==> flow/design.v <==
`timescale 1ns / 1ps
module mat_mul #
	(
        parameter integer DIM_LOG = 2,     
        parameter integer DIM = 2**DIM_LOG,
        parameter integer SIZE = DIM*DIM,
        parameter integer SIZE_LOG = 2*DIM_LOG,
        parameter integer DATA_WIDTH = 32
    )
    (
		input wire  s00_axi_aclk,
		input wire  s00_axi_aresetn,
		output wire  s00_axis_tready,
		input wire [DATA_WIDTH-1 : 0] s00_axis_tdata,
		input wire  s00_axis_tlast,
        input wire  s00_axis_tvalid,
		output wire  m00_axis_tvalid,
        output wire [DATA_WIDTH-1 : 0] m00_axis_tdata,
        output wire [(DATA_WIDTH/8)-1 : 0] m00_axis_tstrb,
        output wire  m00_axis_tlast,
        input wire  m00_axis_tready,
        input wire sel,
        input wire start
    );
	reg busy;               
	reg item_done;          
	reg matrix_done;        
	reg start_transfer;     
	reg transfer;           
	reg last_transfer;      
	reg mac_enable;         
    reg [DATA_WIDTH-1 : 0] mem_A [0 : SIZE-1];  
    reg [DATA_WIDTH-1 : 0] mem_B [0 : SIZE-1];  
    reg [DATA_WIDTH-1 : 0] mem_R [0 : SIZE-1];  
    reg [DATA_WIDTH-1 : 0] mat_A;    
    reg [DATA_WIDTH-1 : 0] mat_B;    
    reg [DATA_WIDTH-1 : 0] mat_R;    
    reg [SIZE_LOG-1 : 0] addr_stream_in;     
    reg [SIZE_LOG-1 : 0] addr_stream_out;    
    wire [SIZE_LOG-1 : 0] addr_A;    
    wire [SIZE_LOG-1 : 0] addr_B;    
    reg [SIZE_LOG-1 : 0] addr_R;     
    reg [DIM_LOG-1 : 0] row_cnt;     
    reg [DIM_LOG-1 : 0] col_cnt;     
    reg [DIM_LOG-1 : 0] tmp_cnt;     
    wire [DATA_WIDTH-1 : 0] mad;     
    reg [DATA_WIDTH-1 : 0] mac;      
    assign s00_axis_tready = !busy && !transfer && !start_transfer;  
    always @ (posedge s00_axi_aclk) begin
        if (!s00_axi_aresetn || s00_axis_tlast)
            addr_stream_in <= 0;
        else if (s00_axis_tready && s00_axis_tvalid)  
            addr_stream_in <= addr_stream_in + 1 ;  
    end
    always @ (posedge s00_axi_aclk) begin 
        if (!busy && !transfer && !start_transfer && s00_axis_tready && s00_axis_tvalid && !sel)  
            mem_A [addr_stream_in] <= s00_axis_tdata;
        if (busy)  
            mat_A <= mem_A [addr_A];
    end
    always @ (posedge s00_axi_aclk) begin
        if (!busy && !transfer && !start_transfer && s00_axis_tready && s00_axis_tvalid && sel)  
            mem_B [addr_stream_in] <= s00_axis_tdata;
        if (busy)  
            mat_B <= mem_B [addr_B];
    end
    assign m00_axis_tstrb = 4'hf;    
    assign m00_axis_tdata = mat_R;        
    assign m00_axis_tlast = last_transfer;        
    assign m00_axis_tvalid = transfer;       
    wire load_R = start_transfer || (transfer && m00_axis_tready && !last_transfer);
    always @ (posedge s00_axi_aclk) begin
        if (!s00_axi_aresetn || busy )  
            addr_stream_out <= 0;
        else if (load_R)  
            addr_stream_out <= addr_stream_out + 1 ;  
    end
    always @ (posedge s00_axi_aclk) begin
        if (!s00_axi_aresetn)
            start_transfer <= 0;
        else
            start_transfer <= matrix_done ;  
    end
    always @ (posedge s00_axi_aclk) begin
        if (!s00_axi_aresetn || (last_transfer && m00_axis_tready) )  
            transfer <= 0;
        else if (start_transfer)  
            transfer <= 1;
    end
    always @ (posedge s00_axi_aclk) begin
        if (!s00_axi_aresetn)
            last_transfer <= 0;
        else if (load_R)
            last_transfer <= (addr_stream_out == SIZE - 1) ;
        else if (transfer && m00_axis_tready)
            last_transfer <= 0;  
    end
    always @ (posedge s00_axi_aclk) begin
        if (item_done)  
            mem_R [addr_R] <= mad;  
        if (load_R)  
            mat_R <= mem_R [addr_stream_out];
    end
    always @ (posedge s00_axi_aclk) begin
        if (!s00_axi_aresetn || matrix_done )  
            busy <= 0;
        else if (start)  
            busy <= 1'b1;
    end
    always @ (posedge s00_axi_aclk) begin
        if (!s00_axi_aresetn)
            item_done <= 0;
        else
            item_done <= (tmp_cnt == DIM - 1) ;  
    end
    always @ (posedge s00_axi_aclk) begin
        if (!s00_axi_aresetn)
            matrix_done <= 0;
        else
            matrix_done <= (col_cnt == DIM-1) && (row_cnt == DIM-1) && (tmp_cnt == DIM-1) ;  
    end
    always @ (posedge s00_axi_aclk) begin
        if (!s00_axi_aresetn || (tmp_cnt == DIM ) || start )  
            tmp_cnt <= 0;
        else if (busy)  
            tmp_cnt <= tmp_cnt + 1;
    end
    always @ (posedge s00_axi_aclk) begin
        if (!s00_axi_aresetn || col_cnt==DIM && tmp_cnt==DIM || start )  
            col_cnt <= 0;
        else if (tmp_cnt==DIM -1 && col_cnt<DIM)  
            col_cnt <= col_cnt + 1;
    end
    always @ (posedge s00_axi_aclk) begin
        if (!s00_axi_aresetn || row_cnt==DIM && col_cnt==DIM && tmp_cnt==DIM || start )  
            row_cnt <= 0;
        else if (tmp_cnt==DIM -1 && col_cnt==DIM-1 && row_cnt<DIM)  
            row_cnt <= row_cnt + 1;
    end
    assign addr_A = row_cnt * DIM + tmp_cnt ;  
    assign addr_B = tmp_cnt * DIM + col_cnt ;  
    always @ (posedge s00_axi_aclk) begin
        if (!s00_axi_aresetn || start)
            addr_R <= 0;
        else if (item_done)  
            addr_R <= addr_R + 1;  
    end
    assign mad = mat_A * mat_B + mac;
    always @ (posedge s00_axi_aclk) begin
       if (!s00_axi_aresetn || item_done || start )  
           mac <= 0;
       else if (mac_enable)
           mac <= mad ;  
    end
    always @ (posedge s00_axi_aclk) begin
       if (!s00_axi_aresetn)
           mac_enable <= 0;
       else
           mac_enable <= busy ;  
    end
endmodule
# == Tool chain data of mat_mul ==
# Tool output for the design above before and after an edit, in the order of the flow.
# "before" refers to lines of the RTL above, "after" to lines of the edited file.
# "delta": "after" minus "before" as printed here. "rel_change_pct": 100 x difference / "before".
# Operators: Yosys type, input widths -> output width; for muxes data width and select width s.
# Cell names lack the library's common part.
# Not given: --
# inputs
design,mat_mul
clk_port,s00_axi_aclk
library,sky130hd
lib_corner,tt_025C_1v80

# == Edit of the RTL ==
# Unified diff, file above to edited file.
# A script made this edit. It changes what the design does and was not meant as an optimisation.
# begin of diff
@@ -20,7 +20,9 @@
         output wire  m00_axis_tlast,
         input wire  m00_axis_tready,
-        input wire sel,
+        input wire sel_in,
         input wire start
     );
+	reg sel;
+	always @(posedge s00_axi_aclk) sel <= sel_in;
 	reg busy;               
 	reg item_done;          
# end of diff

# == After elaboration ==
# Yosys after proc, flatten, opt, wreduce and memory -nomap, before mapping. Memory bits, and registers merged into a memory's read port (data or address), are not among the register bits. Print and check cells are not counted. Equal cells are merged and count once.
# Memory sizes are those after Yosys's memory passes, which may raise the word count (mostly to a power of two), join words into wider ones and drop unused or constant bits.
# bits
element,before,after,delta,rel_change_pct
reg_bits,57,58,1,1.75
mem_bits_rw,1536,1536,0,0.00
clocked_rd_ports_x_width,96,96,0,0.00
mem_count,3,3,0,0.00
inputBits,39,39,0,0.00
output_inout_bits,39,39,0,0.00
# op_classes
element,before,after,delta,rel_change_pct
addsub,9,9,0,0.00
n_mul,1,1,0,0.00
compare,2,2,0,0.00
eq_ne,4,4,0,0.00
n_mux,11,11,0,0.00
reduce_logical,28,28,0,0.00
# memory_table
element,before,after
mem_shapes,mem_A 16x32 r1 w1; mem_B 16x32 r1 w1; mem_R 16x32 r1 w1,mem_A 16x32 r1 w1; mem_B 16x32 r1 w1; mem_R 16x32 r1 w1
# ops
operator,before,after,delta,rel_change_pct
$logic_and 1x1->1,13,13,0,0.00
$logic_or 1x1->1,8,8,0,0.00
$logic_not 1->1,6,6,0,0.00
$mux 1,5,5,0,0.00
$add 2x1->2 const B,3,3,0,0.00
$add 4x1->4 const B,3,3,0,0.00
$eq 2x2->1 const B,3,3,0,0.00
$mux 32,3,3,0,0.00
$mux 4,3,3,0,0.00
$add 4x2->4,2,2,0,0.00
$lt 2x3->1 const B,2,2,0,0.00
$add 32x32->32,1,1,0,0.00
$eq 4x4->1 const B,1,1,0,0.00
$mul 32x32->32,1,1,0,0.00
$reduce_bool 2->1,1,1,0,0.00

# == Longest topological paths ==
# Yosys ltp: most cells in a row. Word level: on the elaborated netlist, between registers, memories and ports. Mapped: between sequential cells and ports; inverters and the memories' decode and read muxes count.
# depth
element,before,after,delta,rel_change_pct
ltp_word,6,6,0,0.00
abc_area,0,0,--,--
ltp_mapped,30,29,-1,-3.33
depth_no_buf,27,26,-1,-3.70

# == Synthesis result ==
# The flow's flattened synthesis, as Yosys stat reports it; memories are mapped. The netlist is that of the ABC_AREA named above (0 if unset); the other value can give another one.
# by_type
type,before,after,delta,rel_change_pct
nand2_1,275,266,-9,-3.27
o21ai_0,7,16,9,128.57
nand3b_1,1,10,9,900.00
clkbuf_1,144,150,6,4.17
mux2i_1,31,26,-5,-16.13
nand4_1,9,4,-5,-55.56
o21a_1,8,3,-5,-62.50
nand3_1,5,10,5,100.00
and2_1,310,314,4,1.29
xnor2_1,73,69,-4,-5.48
buf_1,42,38,-4,-9.52
nand2b_1,8,12,4,50.00
and3_1,5,9,4,80.00
nor3b_1,2,6,4,200.00
o311ai_0,2,6,4,200.00
inv_1,508,505,-3,-0.59
nor2_1,91,94,3,3.30
nor2b_1,2,5,3,150.00
# Not every row of either side is listed.
# mapped
element,before,after,delta,rel_change_pct
mapped_cells,4418,4444,26,0.59
yosys_area_um2,79650.1,79851.6,201.5,0.25
sequential_area_um2,50148.1,50168.1,20.0,0.04
ffs,1689,1690,1,0.06
buf_cells,219,222,3,1.37

# == Timing after synthesis ==
# OpenSTA on the mapped netlist: ideal clock, no wires. The path of least setup slack (recovery checks aside). Input and output delay are each 20% of the period. Register names are those of the netlist, which keeps one name where synthesis merged equal registers.
# synth_timing
element,before,after,delta,rel_change_pct
path_type,register to register,register to register,--,--
start,reg mat_B[2],reg mat_A[16],--,--
end,mem mem_R[0][25],mem mem_R[0][29],--,--
clock_period_ps,10000,10000,0,0.00
setup_time_ps,297,297,0,--
launch_ps,0,0,0,--
arrival_ps,7073,6930,-143,-2.02
setup_slack_ps,2630,2773,143,--
delay_ps,7370,7227,-143,-1.94
path_stages,27,27,0,0.00
n_path_buf,3,2,-1,-33.33
period_less_setup_slack_ps,7370,7227,-143,-1.94
# "delay_ps" = arrival - input delay + setup time.
# "path_stages": output pins that drive a net of the path, with the launching flip-flop's if there is one; two outputs of one cell count as two.
# "period_less_setup_slack_ps" is the clock period less the worst setup slack; recovery checks do not enter. This is arithmetic on one report: input and output delays are still those of the set period (20% each).
# Between the ends stands the longest chain of elaborated cells between them, by number of cells; it is not shown to be the way that was timed. Of several equally long chains one is given.
# A line is the first line of the expression or statement that the cell stems from. Yosys adds cells for indexed reads and writes and turns some case tables into memories.
# synth_via_before
cell_sequence,edfxtp_1 > clkbuf_1 > clkbuf_1 > and2_1 > fa_1 > fa_1 > fa_1 > inv_1 > fa_1 > inv_1 > fa_1 > fa_1 > fa_1 > inv_1 > fa_1 > inv_1 > ha_1 > buf_2 > nand4_1 > or2_1 > nor2_1 > a21oi_1 > a21boi_0 > o21a_1 > o21ai_1 > and2b_1 > xnor2_1
elab_chain_len,3
cells_between,3
classes_between,1 x add/sub; 1 x mul; 1 x mux
# synth_rtl_before
element,line,rtl
"start, declared",36,reg [DATA_WIDTH-1 : 0] mat_B;
$mul 32x32->32,148,assign mad = mat_A * mat_B + mac;
$add 32x32->32,148,
$mux 32,99,if (item_done)
"end, declared",34,reg [DATA_WIDTH-1 : 0] mem_R [0 : SIZE-1];
# synth_via_after
cell_sequence,edfxtp_1 > clkbuf_1 > and2_1 > fa_1 > fa_1 > fa_1 > inv_1 > fa_1 > inv_1 > fa_1 > inv_1 > fa_1 > inv_1 > fa_1 > inv_1 > fa_1 > inv_1 > ha_1 > buf_6 > a21oi_2 > o21ai_1 > a41o_1 > a2111o_1 > o211ai_2 > a21oi_1 > nor2_1 > xnor2_1
elab_chain_len,3
cells_between,3
classes_between,1 x add/sub; 1 x mul; 1 x mux
# synth_rtl_after
element,line,rtl
"start, declared",37,reg [DATA_WIDTH-1 : 0] mat_A;
$mul 32x32->32,150,assign mad = mat_A * mat_B + mac;
$add 32x32->32,150,
$mux 32,101,if (item_done)
"end, declared",36,reg [DATA_WIDTH-1 : 0] mem_R [0 : SIZE-1];

# == Worst path after layout ==
# Path of least setup slack in the final report of the runs of pair A (OpenROAD, finished layout, wires in). Where an end is a register, its clock arrival counts in the times.
# The report prints the path's times to 10 ps; the period is as set.
# layout_timing
element,before,after,delta,rel_change_pct
path_type,register to register,register to register,--,--
start,reg mat_B[7],reg mat_B[8],--,--
end,mem mem_R[1][30],mem mem_R[0][30],--,--
clock_period_ps,10000,10000,0,0.00
setup_time_ps,340,330,-10,--
launch_ps,830,820,-10,-1.20
arrival_ps,8950,8740,-210,-2.35
setup_slack_ps,1480,1690,210,--
path_stages,23,25,2,8.70
n_path_buf,0,0,0,--
# Between the ends stands the longest chain of elaborated cells between them, by number of cells; it is not shown to be the way that was timed. Of several equally long chains one is given.
# layout_via_before
cell_sequence,edfxtp_1 > and2_1 > fa_1 > fa_1 > fa_1 > inv_1 > fa_1 > inv_1 > fa_1 > inv_1 > fa_1 > inv_1 > fa_1 > inv_1 > fa_1 > inv_1 > ha_1 > nand4_1 > or2_1 > o31ai_2 > a31oi_4 > o21bai_2 > xor2_1
elab_chain_len,3
cells_between,3
classes_between,1 x add/sub; 1 x mul; 1 x mux
# layout_rtl_before
element,line,rtl
"start, declared",36,reg [DATA_WIDTH-1 : 0] mat_B;
$mul 32x32->32,148,assign mad = mat_A * mat_B + mac;
$add 32x32->32,148,
$mux 32,99,if (item_done)
"end, declared",34,reg [DATA_WIDTH-1 : 0] mem_R [0 : SIZE-1];
# layout_via_after
cell_sequence,edfxtp_1 > nand2_1 > fa_1 > inv_1 > fa_1 > fa_1 > inv_1 > fa_1 > inv_1 > fa_1 > inv_1 > fa_1 > inv_1 > fa_1 > inv_1 > fa_1 > inv_1 > ha_1 > a21o_1 > a21oi_1 > o21ai_1 > a22o_1 > nor4_1 > o21ai_0 > xor2_1
elab_chain_len,3
cells_between,3
classes_between,1 x add/sub; 1 x mul; 1 x mux
# layout_rtl_after
element,line,rtl
"start, declared",38,reg [DATA_WIDTH-1 : 0] mat_B;
$mul 32x32->32,150,assign mad = mat_A * mat_B + mac;
$add 32x32->32,150,
$mux 32,101,if (item_done)
"end, declared",36,reg [DATA_WIDTH-1 : 0] mem_R [0 : SIZE-1];

# == Flow runs ==
# Both versions went through the flow (Yosys, OpenROAD) with the same settings in each pair. Constraints: input delay and output delay 20% of the set period each, output load 0.01 pF.
# settings_pair_A
CORE_UTILIZATION,40
PLACE_DENSITY,0.6
period_ns,10.0
CAP_MARGIN,20
CORE_MARGIN,2
SLEW_MARGIN,20
# measured_pair_A
element,before,after,delta,rel_change_pct
post_synth_area_um2,79650.1,79851.6,201.5,0.25
die_footprint_um2,202712.0,203221.0,509.0,0.25
layout_stdcell_area_um2,89305.7,89676.0,370.3,0.41
utilization_pct,45.2,45.1,-0.1,--
final_setup_ws_ps,1478,1693,215,--
tns_ps,0,0,0,--
hold_ws_ps,405,409,4,--
period_reached_ps,8522,8307,-215,-2.52
# settings_pair_B
ABC_AREA,0
CELL_PAD_IN_SITES_DETAIL_PLACEMENT,2
CELL_PAD_IN_SITES_GLOBAL_PLACEMENT,3
CORE_MARGIN,5
CORE_UTILIZATION,18
GPL_TIMING_DRIVEN,1
MAX_ROUTING_LAYER,met4
PLACE_DENSITY,0.9
SETUP_SLACK_MARGIN,2.79
TNS_END_PERCENT,15
period_ns,9.33
CAP_MARGIN,20
SLEW_MARGIN,20
# measured_pair_B
element,before,after,delta,rel_change_pct
post_synth_area_um2,79650.1,79851.6,201.5,0.25
die_footprint_um2,455902.0,457037.0,1135.0,0.25
layout_stdcell_area_um2,95555.4,95997.1,441.7,0.46
utilization_pct,21.7,21.7,0.0,--
final_setup_ws_ps,1768,1806,38,--
tns_ps,0,0,0,--
hold_ws_ps,516,455,-61,--
period_reached_ps,7562,7524,-38,-0.50
# "period_reached_ps" = clock period - worst setup slack. The figure is calculated, with input and output delays left at 20% of the set period.
